==> flow/design.v <==
`timescale 1ns / 1ps
module PC(input clk,input rst, 
	input [31:0]jump_address,
	input[31:0] alu_ou_result,
	input [31:0]alu_result,
	input [1:0]pc_source,
	input zero,
	input pcwrite ,
	input pcwrite_cond,
	output reg [31:0] pc_out
    );
	 wire pc_in;
	 assign pc_in=pcwrite||(zero&&pcwrite_cond);
	always@(posedge clk or posedge rst)begin
		if(rst)begin
			pc_out<=0;
		end
		else begin
			if(pc_in)begin
				case(pc_source)
					2'b00:pc_out<=pc_out+1;
					2'b01:pc_out<=alu_ou_result;
					2'b10:pc_out<=jump_address;
					default:pc_out<=alu_result;
				endcase
			end
		end
	end
endmodule
`timescale 1ns / 1ps
module Instruction_reg(input [31:0]instruction,
input IRwrite,
input clk,
input rst,
output reg[5:0]opcode,
output reg[5:0]func,
output reg[31:0]jump_address,
output reg[4:0]rs,
output reg[4:0]rt,
output reg[4:0]rd,
output reg[31:0]signextend
    );
always@(posedge clk or posedge rst)begin
	if(rst)begin
		opcode<=0;
		rs<=0;
		rt<=0;
		rd<=0;
		func<=0;
		jump_address<=0;
		signextend<=0;
	end	
	else begin
		if(IRwrite)begin
			opcode<=instruction[31:26];
			rs<=instruction[25:21];
			rt<=instruction[20:16];
			rd<=instruction[15:11];
			func<=instruction[5:0];
			jump_address<={16'b0, instruction[15:0]};
			signextend<= {{16{instruction[15]}}, instruction[15:0]};
		end	
	end 
end
endmodule
`timescale 1ns / 1ps
module memory_data_register(input [31:0]data_in,
	input clk,input rst,
	output reg [31:0]mdr_result
    );
	always@(posedge clk or posedge rst)begin
		if(rst)begin
			mdr_result<=0;
		end
		else
			mdr_result<=data_in;
	end
endmodule
`timescale 1ns / 1ps
module controlunit (
    input clk,
    input rst,
    input [5:0] opcode,
    output PCWrite,
    output IorD,
    output MemWrite,
    output IRWrite,
    output ALUSrcA,
    output [1:0] ALUSrcB,
    output [1:0] ALUOp,
    output MemtoReg,
    output RegWrite,
    output RegDst,
    output PCWriteCond,
    output MemRead,
    output [1:0] PCSource,
    output Branch
    );
  reg PCWrite_reg, IorD_reg, MemWrite_reg, IRWrite_reg, ALUSrcA_reg, MemtoReg_reg, RegWrite_reg, RegDst_reg, PCWriteCond_reg, MemRead_reg, Branch_reg;
  reg [1:0] PCSource_reg;
  reg [1:0] ALUSrcB_reg;
  reg [1:0] ALUOp_reg;
    reg [3:0] next_state, current_state;
    parameter IDLE = 4'b0000, FETCH = 4'b0001, DECODE = 4'b0010, RTYP1 = 4'b0011, RTYP2 = 4'b0100, LW = 4'b0101,
    LW1 = 4'b0110, LW2 = 4'b0111, SW = 4'b1000, SW1 = 4'b1001, BEQ = 4'b1010, JUMP = 4'b1011;
    always@(posedge clk or posedge rst)
    begin 
        if(rst)
            current_state <= IDLE;
        else
            current_state <= next_state;
    end
    always@(current_state or opcode) begin
        case(current_state)
            IDLE: next_state = FETCH;
            FETCH: next_state= DECODE;
            DECODE: 
                case(opcode)
                    6'b000000: next_state = RTYP1;
                    6'b100011: next_state = LW;
                    6'b101011: next_state = SW;
                    6'b000100: next_state = BEQ;
                    6'b001000: next_state = JUMP;
                    default: next_state = IDLE;
                endcase
            RTYP1: next_state = RTYP2;
            LW: next_state = LW1;
            LW1: next_state = LW2;
            SW: next_state = SW1;
            SW1: next_state = IDLE;
            LW2: next_state = IDLE;
            RTYP2: next_state = IDLE;
            BEQ: next_state = IDLE;
            JUMP: next_state = IDLE;
            default: next_state = IDLE;
        endcase
    end
    always@(current_state)
    begin
            PCWrite_reg = 0;
            IorD_reg = 0;
            MemWrite_reg = 0;
            IRWrite_reg = 0;
            ALUSrcA_reg = 0;
            ALUSrcB_reg = 0;
            ALUOp_reg = 0;
            MemtoReg_reg = 0;
            RegWrite_reg = 0;
            RegDst_reg = 0;
            PCWriteCond_reg = 0;
            MemRead_reg = 0;
            PCSource_reg = 0;
            Branch_reg = 0;
        case(current_state)
            FETCH: begin
                PCWrite_reg = 1;
                IRWrite_reg = 1;
                ALUSrcB_reg = 2'b01;
					 MemRead_reg=1;
            end
            DECODE: begin
                ALUSrcB_reg = 2'b11;
            end
            RTYP1: begin
                ALUSrcA_reg = 1;
                ALUOp_reg = 2'b10;
            end
            RTYP2: begin
                RegDst_reg = 1;
                RegWrite_reg = 1;
            end
            LW, SW: begin
                ALUSrcA_reg = 1;
                ALUSrcB_reg = 2'b10;
            end
            LW1: begin
                IorD_reg = 1;
                MemRead_reg = 1;
            end
            LW2: begin
                MemtoReg_reg = 1;
                RegWrite_reg = 1;
            end
            SW1: begin
                IorD_reg = 1;
                MemWrite_reg = 1;
            end
            BEQ: begin
                ALUSrcA_reg = 1;
                ALUOp_reg = 2'b01;
                PCSource_reg = 2'b01;
                PCWriteCond_reg = 1;
                Branch_reg = 1;
            end
            JUMP: begin
                PCSource_reg = 2'b10;
                PCWrite_reg = 1;
            end
        endcase
    end
    assign PCWrite = PCWrite_reg;
    assign IorD = IorD_reg;
    assign MemWrite = MemWrite_reg;
    assign IRWrite = IRWrite_reg;
    assign ALUSrcA = ALUSrcA_reg;
    assign ALUSrcB = ALUSrcB_reg;
    assign ALUOp = ALUOp_reg;
    assign MemtoReg = MemtoReg_reg;
    assign RegWrite = RegWrite_reg;
    assign RegDst = RegDst_reg;
    assign PCWriteCond = PCWriteCond_reg;
    assign MemRead = MemRead_reg;
    assign PCSource = PCSource_reg;
    assign Branch = Branch_reg;
endmodule
module Registers( input clk,input rst,
	input [4:0]rs,
	input [4:0]rt,
	input [4:0]rd,	
	input regdst,
	input regwrite,
	input memtoreg,
	input[31:0] alu_ou_result,
	input[31:0]mdr_result,
	output reg[31:0]rs_data,
	output reg[31:0]rt_data
    );
	reg [31:0] register [9:0];
	wire [4:0] wa = regdst ? rd : rt;
	always@(*)begin
		if(rst)begin
			rs_data=0;
			rt_data=0;
		end
		else begin
			rs_data=(rs<5'd10)?register[rs]:32'b0;
			rt_data=(rt<5'd10)?register[rt]:32'b0;
		end
	end
	always@(posedge clk)begin
		if(regwrite && wa<5'd10)begin
			if(memtoreg)begin
				register[wa]<=mdr_result;
			end
			else
				register[wa]<=alu_ou_result;
		end
	end
endmodule
module registerA(input clk,input rst, input [31:0]rs_data,
	output reg[31:0]A_out
    );
	always@(posedge clk or posedge rst)begin
		if(rst)
			A_out<=0;
		else
			A_out<=rs_data;
	end
endmodule
module registerB(input clk,input rst, input [31:0]rt_data,
	output reg[31:0]B_out
    );
	always@(posedge clk or posedge rst)begin
		if(rst)
			B_out<=0;
		else
			B_out<=rt_data;
	end
endmodule
module Alu_Control(input clk,input rst,
	input [5:0]func,
	input[1:0]alu_op,
	output reg[3:0] alu_control
    );
	always @(*) begin
    if (rst) begin
        alu_control = 4'b0000;
    end
    else begin
        case (alu_op)
            2'b10: case (func)
                6'b000000: alu_control = 4'b0010;
                6'b000001: alu_control = 4'b0110;
                6'b000010: alu_control = 4'b0000;
                default: alu_control = 4'b0010;
            endcase
            2'b01: alu_control = 4'b0110;
            2'b11: alu_control = 4'b0010;
            default: alu_control = 4'b0010;
        endcase
    end
end
endmodule
module ALU(alu_result,zero,clk,inputA,inputB,signextend,pc,alu_control,alu_src_A,alu_src_B);
  output reg [31:0] alu_result;
  output reg zero;
  input clk;
  input wire [31:0] inputA,inputB;
  input wire [31:0] signextend;
  input wire [31:0]pc;
  input wire [3:0] alu_control;
  input wire alu_src_A;
  input wire [1:0]alu_src_B;
 reg [31:0] input1,input2;
  always@(*)begin
	if(alu_src_A)
		input1=inputA;
	else
		input1=pc;
  end
  always@(*)begin
	case(alu_src_B)
		2'b00:input2=inputB;
		2'b01:input2=1;
		default:input2=signextend;
	endcase	
  end
  always @(*)
      begin
          case (alu_control)
          4'b0010: alu_result = input1 + input2; 
          4'b0110: alu_result = input1 - input2; 
          4'b0000: alu_result = input1 & input2; 
          4'b0001: alu_result = input1 | input2; 
          4'b1100: alu_result = ~(input1 | input2); 
          4'b1001: alu_result = input2 << input1 ; 
          default: alu_result = input1 + input2;
       endcase
      end
  always@(alu_result)       
    begin
      if(alu_result == 32'h0000_0000)
            zero = 1'b1;
        else
            zero = 1'b0;
    end
endmodule
`timescale 1ns / 1ps
module ALUreg(input[31:0]alu_result,
	input clk,input rst,
	output reg[31:0]alu_ou_result
    );
	always@(posedge clk or posedge rst)begin
		if(rst)
			alu_ou_result<=0;
		else
			alu_ou_result<=alu_result;
	end
endmodule
`timescale 1ns / 1ps
module Integration(input clk,
	 input rst,
	 output [31:0]mem_addr,
	 output [31:0]mem_wdata,
	 output mem_we,
	 input [31:0]mem_rdata
 );
 	wire [5:0]func;
	wire [31:0]signextend;
	wire [31:0]rs_data;
	wire [31:0]rt_data;
	 wire [31:0]mdr_result;
	 wire [31:0]A_out;
	  wire [31:0]B_out;
	  wire [31:0]alu_ou_result;
	   wire[3:0]alu_control;
	 wire zero;
	 wire [31:0]instruction;
	 wire [31:0]pc_out;
	 wire [31:0]jump_address;
	 wire [31:0]alu_result;
	 wire [5:0] opcode;
	 wire [4:0] rs;
	 wire [4:0] rt;
	 wire [4:0] rd;
	 wire PCWrite;
	 wire IorD;
	 wire MemWrite;
	 wire IRWrite;
	 wire ALUSrcA;
	 wire [1:0] ALUSrcB;
	 wire [1:0] ALUOp;
	 wire MemtoReg;
	 wire RegWrite;
	 wire RegDst;
	 wire PCWriteCond;
	 wire MemRead;
	 wire [1:0] PCSource;
	 wire Branch;
	assign instruction = mem_rdata;
	assign mem_addr = IorD ? alu_ou_result : pc_out;
	assign mem_wdata = B_out;
	assign mem_we = MemWrite;
PC pc (
    .clk(clk), 
    .rst(rst), 
    .jump_address(jump_address),
    .alu_ou_result(alu_ou_result),
    .alu_result(alu_result),
    .pc_source(PCSource), 
    .zero(zero),
    .pcwrite(PCWrite), 
    .pcwrite_cond(PCWriteCond),
    .pc_out(pc_out)
    );
	Instruction_reg IR (
    .instruction(instruction), 
    .IRwrite(IRWrite), 
    .clk(clk), 
    .rst(rst), 
    .opcode(opcode), 
    .func(func), 
    .jump_address(jump_address), 
    .rs(rs), 
    .rt(rt), 
    .rd(rd), 
    .signextend(signextend)
    );
	 memory_data_register mdr (
    .data_in(mem_rdata), 
    .clk(clk), 
    .rst(rst), 
    .mdr_result(mdr_result)
    );
	 controlunit control (
    .clk(clk), 
    .rst(rst), 
    .opcode(opcode), 
    .PCWrite(PCWrite), 
    .IorD(IorD), 
    .MemWrite(MemWrite), 
    .IRWrite(IRWrite), 
    .ALUSrcA(ALUSrcA), 
    .ALUSrcB(ALUSrcB), 
    .ALUOp(ALUOp), 
    .MemtoReg(MemtoReg), 
    .RegWrite(RegWrite), 
    .RegDst(RegDst), 
    .PCWriteCond(PCWriteCond), 
    .MemRead(MemRead), 
    .PCSource(PCSource), 
    .Branch(Branch)
    );
	Registers registermem (
    .clk(clk), 
    .rst(rst), 
    .rs(rs), 
    .rt(rt), 
    .rd(rd), 
    .regdst(RegDst), 
    .regwrite(RegWrite), 
    .memtoreg(MemtoReg), 
    .alu_ou_result(alu_ou_result), 
    .mdr_result(mdr_result), 
    .rs_data(rs_data), 
    .rt_data(rt_data)
    );
	 registerA Areg (
    .clk(clk), 
    .rst(rst), 
    .rs_data(rs_data), 
    .A_out(A_out)
    );
	 registerB Breg (
    .clk(clk), 
    .rst(rst), 
    .rt_data(rt_data), 
    .B_out(B_out)
    );
	Alu_Control alu_cont(
    .clk(clk), 
    .rst(rst), 
    .func(func), 
    .alu_op(ALUOp), 
    .alu_control(alu_control)
    );
	ALU alu (
    .alu_result(alu_result), 
    .zero(zero), 
	 .clk(clk),
    .inputA(A_out), 
    .inputB(B_out), 
    .signextend(signextend), 
    .pc(pc_out), 
    .alu_control(alu_control), 
    .alu_src_A(ALUSrcA), 
    .alu_src_B(ALUSrcB)
    );
	 ALUreg alureg (
    .alu_result(alu_result), 
    .clk(clk), 
    .rst(rst), 
    .alu_ou_result(alu_ou_result)
    );
endmodule
Wiki page: Integration / tool data

Reports on Integration
Each step is given for the RTL above and for the edited RTL.
Lines under "before" count in the file above, lines under "after" in the edited file.
"diff" is "after" less "before", of the values as shown.
Operators carry their Yosys type and port widths (W data, S select, Z words).
Cell names lack the library's common part.
{"block": "setup", "top_module": "Integration", "clock": "clk", "library": "sky130hd", "corner": "tt_025C_1v80"}

Diff
Unified diff, file above to edited file.
This change comes from a script, not from a designer. The edited design behaves differently; no optimisation was intended.
begin of diff
@@ -341,10 +341,5 @@
 	output reg[31:0]alu_ou_result
     );
-	always@(posedge clk or posedge rst)begin
-		if(rst)
-			alu_ou_result<=0;
-		else
-			alu_ou_result<=alu_result;
-	end
+	always @(*) alu_ou_result = alu_result;
 endmodule
 `timescale 1ns / 1ps
end of diff

After elaboration
Counts by Yosys on the flattened word-level netlist (proc, flatten, opt, wreduce; memories kept). Register bits leave out memories and registers merged into their read ports (data or address); mux counts leave out enables and synchronous resets folded into registers. Print and check cells are left out.
Memory sizes are those after Yosys's memory passes, which may raise the word count (mostly to a power of two), join words into wider ones and drop unused or constant bits.
{"block": "word_totals", "element": "romBits", "before": 272, "after": 272, "diff": 0}
{"block": "word_totals", "element": "register_bits", "before": 223, "after": 191, "diff": -32}
{"block": "word_totals", "element": "word_cells", "before": 81, "after": 79, "diff": -2}
{"block": "word_totals", "element": "inputBits", "before": 34, "after": 34, "diff": 0}
{"block": "word_totals", "element": "mem_bits_rw", "before": 320, "after": 320, "diff": 0}
{"block": "word_totals", "element": "n_memories", "before": 2, "after": 2, "diff": 0}
{"block": "word_totals", "element": "out_inout_bits", "before": 65, "after": 65, "diff": 0}
{"block": "op_classes", "element": "n_mux", "before": 25, "after": 25, "diff": 0}
{"block": "op_classes", "element": "logic", "before": 4, "after": 4, "diff": 0}
{"block": "op_classes", "element": "cmp", "before": 3, "after": 3, "diff": 0}
{"block": "op_classes", "element": "shifts", "before": 1, "after": 1, "diff": 0}
{"block": "op_classes", "element": "reduce_logical", "before": 9, "after": 9, "diff": 0}
{"block": "op_classes", "element": "n_eq", "before": 21, "after": 20, "diff": -1}
{"block": "op_classes", "element": "n_addsub", "before": 3, "after": 3, "diff": 0}
{"block": "mem_list", "element": "mem_shapes", "before": "registermem.register 10 x 32 bit 2R1W; 16 x 17 bit 1R0W", "after": "registermem.register 10 x 32 bit 2R1W; 16 x 17 bit 1R0W"}
{"block": "op_table", "cell": "$eq A2 B1 Y1 const B", "before": 3, "after": 2, "diff": -1}
{"block": "op_table", "cell": "$pmux W32 S2", "before": 1, "after": 2, "diff": 1}
{"block": "op_table", "cell": "$pmux W32 S3", "before": 1, "after": 0, "diff": -1}
Unchanged operator kinds not shown: 34.

Logic depth
Depth = most cells in a row (Yosys ltp): at word level without a register or memory, in the mapped netlist without a sequential cell, where the memories' decode and read muxes count.
{"block": "depth", "element": "word_depth", "before": 10, "after": 10, "diff": 0}
{"block": "depth", "element": "ABC_AREA", "before": "0", "after": "0"}
{"block": "depth", "element": "depth_mapped", "before": 31, "after": 28, "diff": -3}
{"block": "depth", "element": "ltp_nobuf", "before": 26, "after": 27, "diff": 1}

Synthesis result
Yosys stat after the flow's synthesis: flattened, memories mapped to cells. It holds for the ABC_AREA given above (unset counts as 0); a run with the other value may have another netlist.
{"block": "mapped", "element": "yosys_area_um2", "before": 27400.0, "after": 26226.4, "diff": -1173.6}
{"block": "mapped", "element": "cells", "before": 2150, "after": 2112, "diff": -38}
{"block": "mapped", "element": "sequential_area_um2", "before": 14513.9, "after": 13713.2, "diff": -800.7}
{"block": "mapped", "element": "ffs", "before": 516, "after": 484, "diff": -32}
{"block": "mapped", "element": "n_buf", "before": 143, "after": 153, "diff": 10}
{"block": "by_type", "cell": "mux2_2", "before": 102, "after": 47, "diff": -55}
{"block": "by_type", "cell": "nor2_1", "before": 97, "after": 137, "diff": 40}
{"block": "by_type", "cell": "dfrtp_1", "before": 196, "after": 164, "diff": -32}
{"block": "by_type", "cell": "clkbuf_1", "before": 91, "after": 117, "diff": 26}
{"block": "by_type", "cell": "o21ai_0", "before": 118, "after": 106, "diff": -12}
{"block": "by_type", "cell": "buf_2", "before": 19, "after": 7, "diff": -12}
{"block": "by_type", "cell": "nand2_1", "before": 125, "after": 136, "diff": 11}
{"block": "by_type", "cell": "a211o_1", "before": 3, "after": 14, "diff": 11}
{"block": "by_type", "cell": "o32ai_1", "before": 11, "after": 1, "diff": -10}
{"block": "by_type", "cell": "mux2_4", "before": 0, "after": 10, "diff": 10}
{"block": "by_type", "cell": "xnor2_1", "before": 32, "after": 23, "diff": -9}
{"block": "by_type", "cell": "o32a_1", "before": 0, "after": 9, "diff": 9}
{"block": "by_type", "cell": "nor3_1", "before": 32, "after": 40, "diff": 8}
{"block": "by_type", "cell": "xor2_1", "before": 21, "after": 29, "diff": 8}
{"block": "by_type", "cell": "o22a_1", "before": 4, "after": 12, "diff": 8}
{"block": "by_type", "cell": "a21oi_1", "before": 101, "after": 108, "diff": 7}
{"block": "by_type", "cell": "o31ai_1", "before": 16, "after": 9, "diff": -7}
{"block": "by_type", "cell": "nor4_1", "before": 16, "after": 10, "diff": -6}
Unchanged cell types not shown: 10.
Not every row of either side is listed.
The figures by module come from a second, unflattened synthesis with its own total; it is not the netlist above.
{"block": "hier_totals", "element": "cells_unflattened", "before": 2686, "after": 2685, "diff": -1}
{"block": "hier_totals", "element": "hier_area_um2", "before": 31483.9, "after": 30919.7, "diff": -564.2}
Rows give one instance, submodules left out.
{"block": "by_module_before", "module": "Registers", "instances": 1, "area_um2": 15322.2, "cells": 919, "seq_area_um2": 9609.2}
{"block": "by_module_before", "module": "ALU", "instances": 1, "area_um2": 7151.9, "cells": 1060, "seq_area_um2": 0.0}
{"block": "by_module_before", "module": "PC", "instances": 1, "area_um2": 2880.3, "cells": 334, "seq_area_um2": 800.8}
{"block": "by_module_before", "module": "Instruction_reg", "instances": 1, "area_um2": 1795.5, "cells": 129, "seq_area_um2": 800.8}
{"block": "by_module_before", "module": "ALUreg", "instances": 1, "area_um2": 804.5, "cells": 33, "seq_area_um2": 800.8}
{"block": "by_module_before", "module": "memory_data_register", "instances": 1, "area_um2": 804.5, "cells": 33, "seq_area_um2": 800.8}
{"block": "by_module_before", "module": "registerA", "instances": 1, "area_um2": 804.5, "cells": 33, "seq_area_um2": 800.8}
{"block": "by_module_before", "module": "registerB", "instances": 1, "area_um2": 804.5, "cells": 33, "seq_area_um2": 800.8}
{"block": "by_module_before", "module": "Integration", "instances": 1, "area_um2": 544.3, "cells": 36, "seq_area_um2": 0.0}
{"block": "by_module_before", "module": "controlunit", "instances": 1, "area_um2": 464.2, "cells": 60, "seq_area_um2": 100.1}
{"block": "by_module_before", "module": "Alu_Control", "instances": 1, "area_um2": 107.6, "cells": 16, "seq_area_um2": 0.0}
{"block": "by_module_after", "module": "Registers", "instances": 1, "area_um2": 15322.2, "cells": 919, "seq_area_um2": 9609.2}
{"block": "by_module_after", "module": "ALU", "instances": 1, "area_um2": 7151.9, "cells": 1060, "seq_area_um2": 0.0}
{"block": "by_module_after", "module": "PC", "instances": 1, "area_um2": 2880.3, "cells": 334, "seq_area_um2": 800.8}
{"block": "by_module_after", "module": "Instruction_reg", "instances": 1, "area_um2": 1795.5, "cells": 129, "seq_area_um2": 800.8}
{"block": "by_module_after", "module": "memory_data_register", "instances": 1, "area_um2": 804.5, "cells": 33, "seq_area_um2": 800.8}
{"block": "by_module_after", "module": "registerA", "instances": 1, "area_um2": 804.5, "cells": 33, "seq_area_um2": 800.8}
{"block": "by_module_after", "module": "registerB", "instances": 1, "area_um2": 804.5, "cells": 33, "seq_area_um2": 800.8}
{"block": "by_module_after", "module": "Integration", "instances": 1, "area_um2": 544.3, "cells": 36, "seq_area_um2": 0.0}
{"block": "by_module_after", "module": "controlunit", "instances": 1, "area_um2": 464.2, "cells": 60, "seq_area_um2": 100.1}
{"block": "by_module_after", "module": "ALUreg", "instances": 1, "area_um2": 240.2, "cells": 32, "seq_area_um2": 0.0}
{"block": "by_module_after", "module": "Alu_Control", "instances": 1, "area_um2": 107.6, "cells": 16, "seq_area_um2": 0.0}

Path before layout
Path of least setup slack by OpenSTA after synthesis, without wires, with an ideal clock, recovery checks aside; 20% of the period is set as input and as output delay. Where synthesis merged equal registers, the netlist keeps one of their names.
{"block": "synth_path", "element": "path_type", "before": "input-to-reg", "after": "input-to-output"}
{"block": "synth_path", "element": "startpoint", "before": "input rst", "after": "input rst"}
{"block": "synth_path", "element": "endpoint", "before": "register pc.pc_out[11]", "after": "output mem_addr[31]"}
{"block": "synth_path", "element": "stages", "before": 17, "after": 16, "diff": -1}
{"block": "synth_path", "element": "t_arrival_ps", "before": 10052, "after": 8674, "diff": -1378}
{"block": "synth_path", "element": "setup_time_ps", "before": 143}
{"block": "synth_path", "element": "tclk_ps", "before": 8000, "after": 8000, "diff": 0}
{"block": "synth_path", "element": "launch_ps", "before": 1600, "after": 1600, "diff": 0}
{"block": "synth_path", "element": "input_delay_ps", "before": 1600, "after": 1600, "diff": 0}
{"block": "synth_path", "element": "output_delay_ps", "after": 1600}
{"block": "synth_path", "element": "n_path_buf", "before": 2, "after": 1, "diff": -1}
{"block": "synth_path", "element": "path_delay_ps", "before": 8595, "after": 7074, "diff": -1521}
{"block": "synth_path", "element": "path_slack_ps", "before": -2195, "after": -2274, "diff": -79}
{"block": "synth_path", "element": "t_required_ps", "before": 7857, "after": 6400, "diff": -1457}
{"block": "synth_path", "element": "synth_period_reached_ps", "before": 10195, "after": 10274, "diff": 79}
"path_delay_ps" is the arrival time less input delay plus setup time.
At an output port there is no setup time.
"stages": output pins that drive a net of the path, with the launching flip-flop's if there is one; two outputs of one cell count as two.
"synth_period_reached_ps" = period - worst setup slack (recovery checks aside). The figure is calculated, with input and output delays left at 20% of the set period.
The rows between start and end are the longest chain of elaborated cells between them; the timing report does not say that the signal goes this way. Where chains are equally long, one stands for them.
Each line given opens the expression or statement behind the cell; cells for indexed reads and writes are added by Yosys, which also makes memories of some case tables.
A register here has more assigning lines than the two given.
{"block": "synth_between_before", "path_cell_list": "inv_1 -> nand2_1 -> clkbuf_1 -> a21oi_1 -> ha_1 -> nor2b_1 -> o31a_1 -> o2111a_1 -> or4_1 -> a32o_1 -> or4_1 -> nor3b_1 -> and4_1 -> nand4_1 -> nor2_1 -> buf_4 -> o32ai_1", "elab_chain_cells": 7, "cone_cells": 12, "lines_between": 5, "cone_classes": "eq/ne: 4; mux: 4; reduce/logical: 4"}
{"block": "synth_rtl_before", "element": "from (decl)", "line_no": 352, "text": "input rst,"}
{"block": "synth_rtl_before", "element": "$mux W4", "line_no": 276, "text": "if (rst) begin"}
{"block": "synth_rtl_before", "element": "$eq A4 B4 Y1", "line_no": 320, "text": "case (alu_control)"}
{"block": "synth_rtl_before", "element": "$pmux W32 S5", "line_no": 320}
{"block": "synth_rtl_before", "element": "$logic_not A32 Y1", "line_no": 332, "text": "if(alu_result == 32'h0000_0000)"}
{"block": "synth_rtl_before", "element": "$mux W1", "line_no": 332}
{"block": "synth_rtl_before", "element": "$logic_and A1 B1 Y1", "line_no": 13, "text": "assign pc_in=pcwrite||(zero&&pcwrite_cond);"}
{"block": "synth_rtl_before", "element": "$logic_or A1 B1 Y1", "line_no": 13}
{"block": "synth_rtl_before", "element": "to (assign)", "line_no": 21, "text": "2'b00:pc_out<=pc_out+1;"}
{"block": "synth_rtl_before", "element": "to (assign)", "line_no": 22, "text": "2'b01:pc_out<=alu_ou_result;"}
{"block": "synth_rtl_before", "element": "to (decl)", "line_no": 10, "text": "output reg [31:0] pc_out"}
Nets of the timed path that keep an RTL name, with a line that drives or declares them; the list need not be complete.
{"block": "synth_nets_before", "net": "alu.alu_result[13]", "line_no": 320}
{"block": "synth_between_after", "path_cell_list": "inv_1 -> nand2_1 -> nand2_1 -> nor2_1 -> a221oi_1 -> ha_1 -> clkbuf_1 -> a211oi_1 -> o21ai_0 -> a221oi_1 -> o211ai_1 -> nand2_1 -> xnor2_2 -> mux2i_1 -> a21oi_1 -> a21oi_1", "elab_chain_cells": 4, "cone_cells": 8, "lines_between": 3, "cone_classes": "eq/ne: 4; mux: 3; reduce/logical: 1"}
{"block": "synth_rtl_after", "element": "from (decl)", "line_no": 347, "text": "input rst,"}
{"block": "synth_rtl_after", "element": "$mux W4", "line_no": 276, "text": "if (rst) begin"}
{"block": "synth_rtl_after", "element": "$eq A4 B4 Y1", "line_no": 320, "text": "case (alu_control)"}
{"block": "synth_rtl_after", "element": "$pmux W32 S5", "line_no": 320}
{"block": "synth_rtl_after", "element": "$mux W32", "line_no": 386, "text": "assign mem_addr = IorD ? alu_ou_result : pc_out;"}
{"block": "synth_rtl_after", "element": "to (decl)", "line_no": 348, "text": "output [31:0]mem_addr,"}

Timing after layout
From the final timing report of each run of pair A: the path of least setup slack in the routed layout; clock arrival at registers is part of the times.
The report prints the path's times to 10 ps; the period is as set.
{"block": "layout_path", "element": "path_type", "before": "reg-to-reg", "after": "reg-to-output"}
{"block": "layout_path", "element": "startpoint", "before": "register control.current_state[0]", "after": "register control.current_state[1]"}
{"block": "layout_path", "element": "endpoint", "before": "register pc.pc_out[18]", "after": "output mem_addr[26]"}
{"block": "layout_path", "element": "tclk_ps", "before": 8000, "after": 8000, "diff": 0}
{"block": "layout_path", "element": "output_delay_ps", "after": 1600}
{"block": "layout_path", "element": "stages", "before": 29, "after": 23, "diff": -6}
{"block": "layout_path", "element": "launch_ps", "before": 610, "after": 570, "diff": -40}
{"block": "layout_path", "element": "t_required_ps", "before": 8500, "after": 6400, "diff": -2100}
{"block": "layout_path", "element": "path_slack_ps", "before": 580, "after": 230, "diff": -350}
{"block": "layout_path", "element": "n_path_buf", "before": 2, "after": 4, "diff": 2}
{"block": "layout_path", "element": "t_arrival_ps", "before": 7920, "after": 6170, "diff": -1750}
{"block": "layout_path", "element": "setup_time_ps", "before": 110}
The rows between start and end are the longest chain of elaborated cells between them; the timing report does not say that the signal goes this way. Where chains are equally long, one stands for them.
The chain passes a memory read, where the word-level depth is cut; so it can be longer than that depth.
A register here has more assigning lines than the two given.
{"block": "layout_between_before", "path_cell_list": "dfrtp_1 -> inv_1 -> ha_1 -> mux2i_2 -> o21a_1 -> o22ai_1 -> ha_1 -> o2111ai_1 -> nor3b_1 -> buf_4 -> o21ai_0 -> nand2b_1 -> nor3_1 -> o21ai_0 -> o21ai_0 -> a221oi_1 -> ha_1 -> a21oi_1 -> o21ai_0 -> a211o_1 -> a21oi_1 -> o2111ai_1 -> a21oi_1 -> o221a_2 -> o2111ai_2 -> o21ai_4 -> buf_4 -> o21ai_0 -> a22o_1", "elab_chain_cells": 10, "cone_cells": 29, "cone_classes": "add/sub: 2; eq/ne: 9; shift: 1; mux: 7; logic: 3; reduce/logical: 6; memory: 1"}
{"block": "layout_rtl_before", "element": "from (decl)", "line_no": 103, "text": "reg [3:0] next_state, current_state;"}
{"block": "layout_rtl_before", "element": "from (assign)", "line_no": 109, "text": "current_state <= IDLE;"}
{"block": "layout_rtl_before", "element": "from (assign)", "line_no": 111, "text": "current_state <= next_state;"}
{"block": "layout_rtl_before", "element": "$mem_v2 Z16 W17", "line_no": 154, "text": "case(current_state)"}
{"block": "layout_rtl_before", "element": "$eq A2 B1 Y1", "line_no": 312, "text": "case(alu_src_B)"}
{"block": "layout_rtl_before", "element": "$pmux W32 S2", "line_no": 312}
{"block": "layout_rtl_before", "element": "$or A32 B32 Y32", "line_no": 325, "text": "4'b1100: alu_result = ~(input1 | input2);"}
{"block": "layout_rtl_before", "element": "$not A32 Y32", "line_no": 325}
{"block": "layout_rtl_before", "element": "$pmux W32 S5", "line_no": 320, "text": "case (alu_control)"}
{"block": "layout_rtl_before", "element": "$logic_not A32 Y1", "line_no": 332, "text": "if(alu_result == 32'h0000_0000)"}
{"block": "layout_rtl_before", "element": "$mux W1", "line_no": 332}
{"block": "layout_rtl_before", "element": "$logic_and A1 B1 Y1", "line_no": 13, "text": "assign pc_in=pcwrite||(zero&&pcwrite_cond);"}
{"block": "layout_rtl_before", "element": "$logic_or A1 B1 Y1", "line_no": 13}
{"block": "layout_rtl_before", "element": "to (assign)", "line_no": 21, "text": "2'b00:pc_out<=pc_out+1;"}
{"block": "layout_rtl_before", "element": "to (assign)", "line_no": 22, "text": "2'b01:pc_out<=alu_ou_result;"}
{"block": "layout_rtl_before", "element": "to (decl)", "line_no": 10, "text": "output reg [31:0] pc_out"}
{"block": "layout_between_after", "path_cell_list": "dfrtp_1 -> buf_4 -> ha_4 -> nor3_2 -> o31ai_4 -> buf_4 -> o32a_1 -> or4b_4 -> nor4b_4 -> nand2_1 -> nand2_1 -> xnor2_1 -> ha_1 -> and2_1 -> a221o_1 -> a41oi_1 -> a31oi_1 -> buf_4 -> a31o_2 -> xor2_2 -> mux2i_1 -> a21oi_2 -> clkdlybuf4s50_1", "elab_chain_cells": 7, "cone_cells": 22, "cone_classes": "add/sub: 2; eq/ne: 7; shift: 1; mux: 6; logic: 3; reduce/logical: 2; memory: 1"}
{"block": "layout_rtl_after", "element": "from (decl)", "line_no": 103, "text": "reg [3:0] next_state, current_state;"}
{"block": "layout_rtl_after", "element": "from (assign)", "line_no": 109, "text": "current_state <= IDLE;"}
{"block": "layout_rtl_after", "element": "from (assign)", "line_no": 111, "text": "current_state <= next_state;"}
{"block": "layout_rtl_after", "element": "$mem_v2 Z16 W17", "line_no": 154, "text": "case(current_state)"}
{"block": "layout_rtl_after", "element": "$eq A2 B1 Y1", "line_no": 312, "text": "case(alu_src_B)"}
{"block": "layout_rtl_after", "element": "$pmux W32 S2", "line_no": 312}
{"block": "layout_rtl_after", "element": "$or A32 B32 Y32", "line_no": 325, "text": "4'b1100: alu_result = ~(input1 | input2);"}
{"block": "layout_rtl_after", "element": "$not A32 Y32", "line_no": 325}
{"block": "layout_rtl_after", "element": "$pmux W32 S5", "line_no": 320, "text": "case (alu_control)"}
{"block": "layout_rtl_after", "element": "$mux W32", "line_no": 386, "text": "assign mem_addr = IorD ? alu_ou_result : pc_out;"}
{"block": "layout_rtl_after", "element": "to (decl)", "line_no": 348, "text": "output [31:0]mem_addr,"}

Layout results
Both versions went through the flow (Yosys, OpenROAD) with the same settings in each pair. Constraints: input delay and output delay 20% of the set period each, output load 0.01 pF.
{"block": "settings_pair_A", "CORE_UTILIZATION": 40, "period_ns": 8.0, "CAP_MARGIN": 20, "CORE_MARGIN": 2, "SLEW_MARGIN": 20}
{"block": "measured_pair_A", "element": "fin_ws_ps", "before": 579, "after": 232, "diff": -347}
{"block": "measured_pair_A", "element": "final_die_area_um2", "before": 70609.8, "after": 67631.2, "diff": -2978.6}
{"block": "measured_pair_A", "element": "achieved_clock_period_ps", "before": 7421, "after": 7768, "diff": 347}
{"block": "measured_pair_A", "element": "final_hold_ws_ps", "before": 554, "after": 517, "diff": -37}
{"block": "measured_pair_A", "element": "synthArea_um2", "before": 27400.0, "after": 26226.4, "diff": -1173.6}
{"block": "measured_pair_A", "element": "post_route_util_frac", "before": 0.465, "after": 0.474, "diff": 0.009}
{"block": "measured_pair_A", "element": "post_route_stdcell_area_um2", "before": 31362.6, "after": 30648.1, "diff": -714.5}
{"block": "settings_pair_B", "CELL_PAD_IN_SITES_GLOBAL_PLACEMENT": 3, "CORE_ASPECT_RATIO": 0.83, "CORE_MARGIN": 5, "CORE_UTILIZATION": 35, "CTS_CLUSTER_SIZE": 63, "GPL_TIMING_DRIVEN": 1, "MAX_ROUTING_LAYER": "met5", "PLACE_DENSITY": 0.55, "SLEW_MARGIN": 35, "TNS_END_PERCENT": 65, "period_ns": 5.31, "CAP_MARGIN": 20}
{"block": "measured_pair_B", "element": "fin_ws_ps", "before": -496, "after": -1496, "diff": -1000}
{"block": "measured_pair_B", "element": "final_die_area_um2", "before": 84005.3, "after": 80530.0, "diff": -3475.3}
{"block": "measured_pair_B", "element": "achieved_clock_period_ps", "before": 5806, "after": 6806, "diff": 1000}
{"block": "measured_pair_B", "element": "final_hold_ws_ps", "before": 526, "after": 516, "diff": -10}
{"block": "measured_pair_B", "element": "synthArea_um2", "before": 27400.0, "after": 26226.4, "diff": -1173.6}
{"block": "measured_pair_B", "element": "post_route_util_frac", "before": 0.46, "after": 0.477, "diff": 0.017}
{"block": "measured_pair_B", "element": "post_route_stdcell_area_um2", "before": 35734.3, "after": 35477.8, "diff": -256.5}
By "achieved_clock_period_ps" is meant the clock period of the run minus its worst setup slack. This is arithmetic on one report: input and output delays are still those of the set period (20% each).
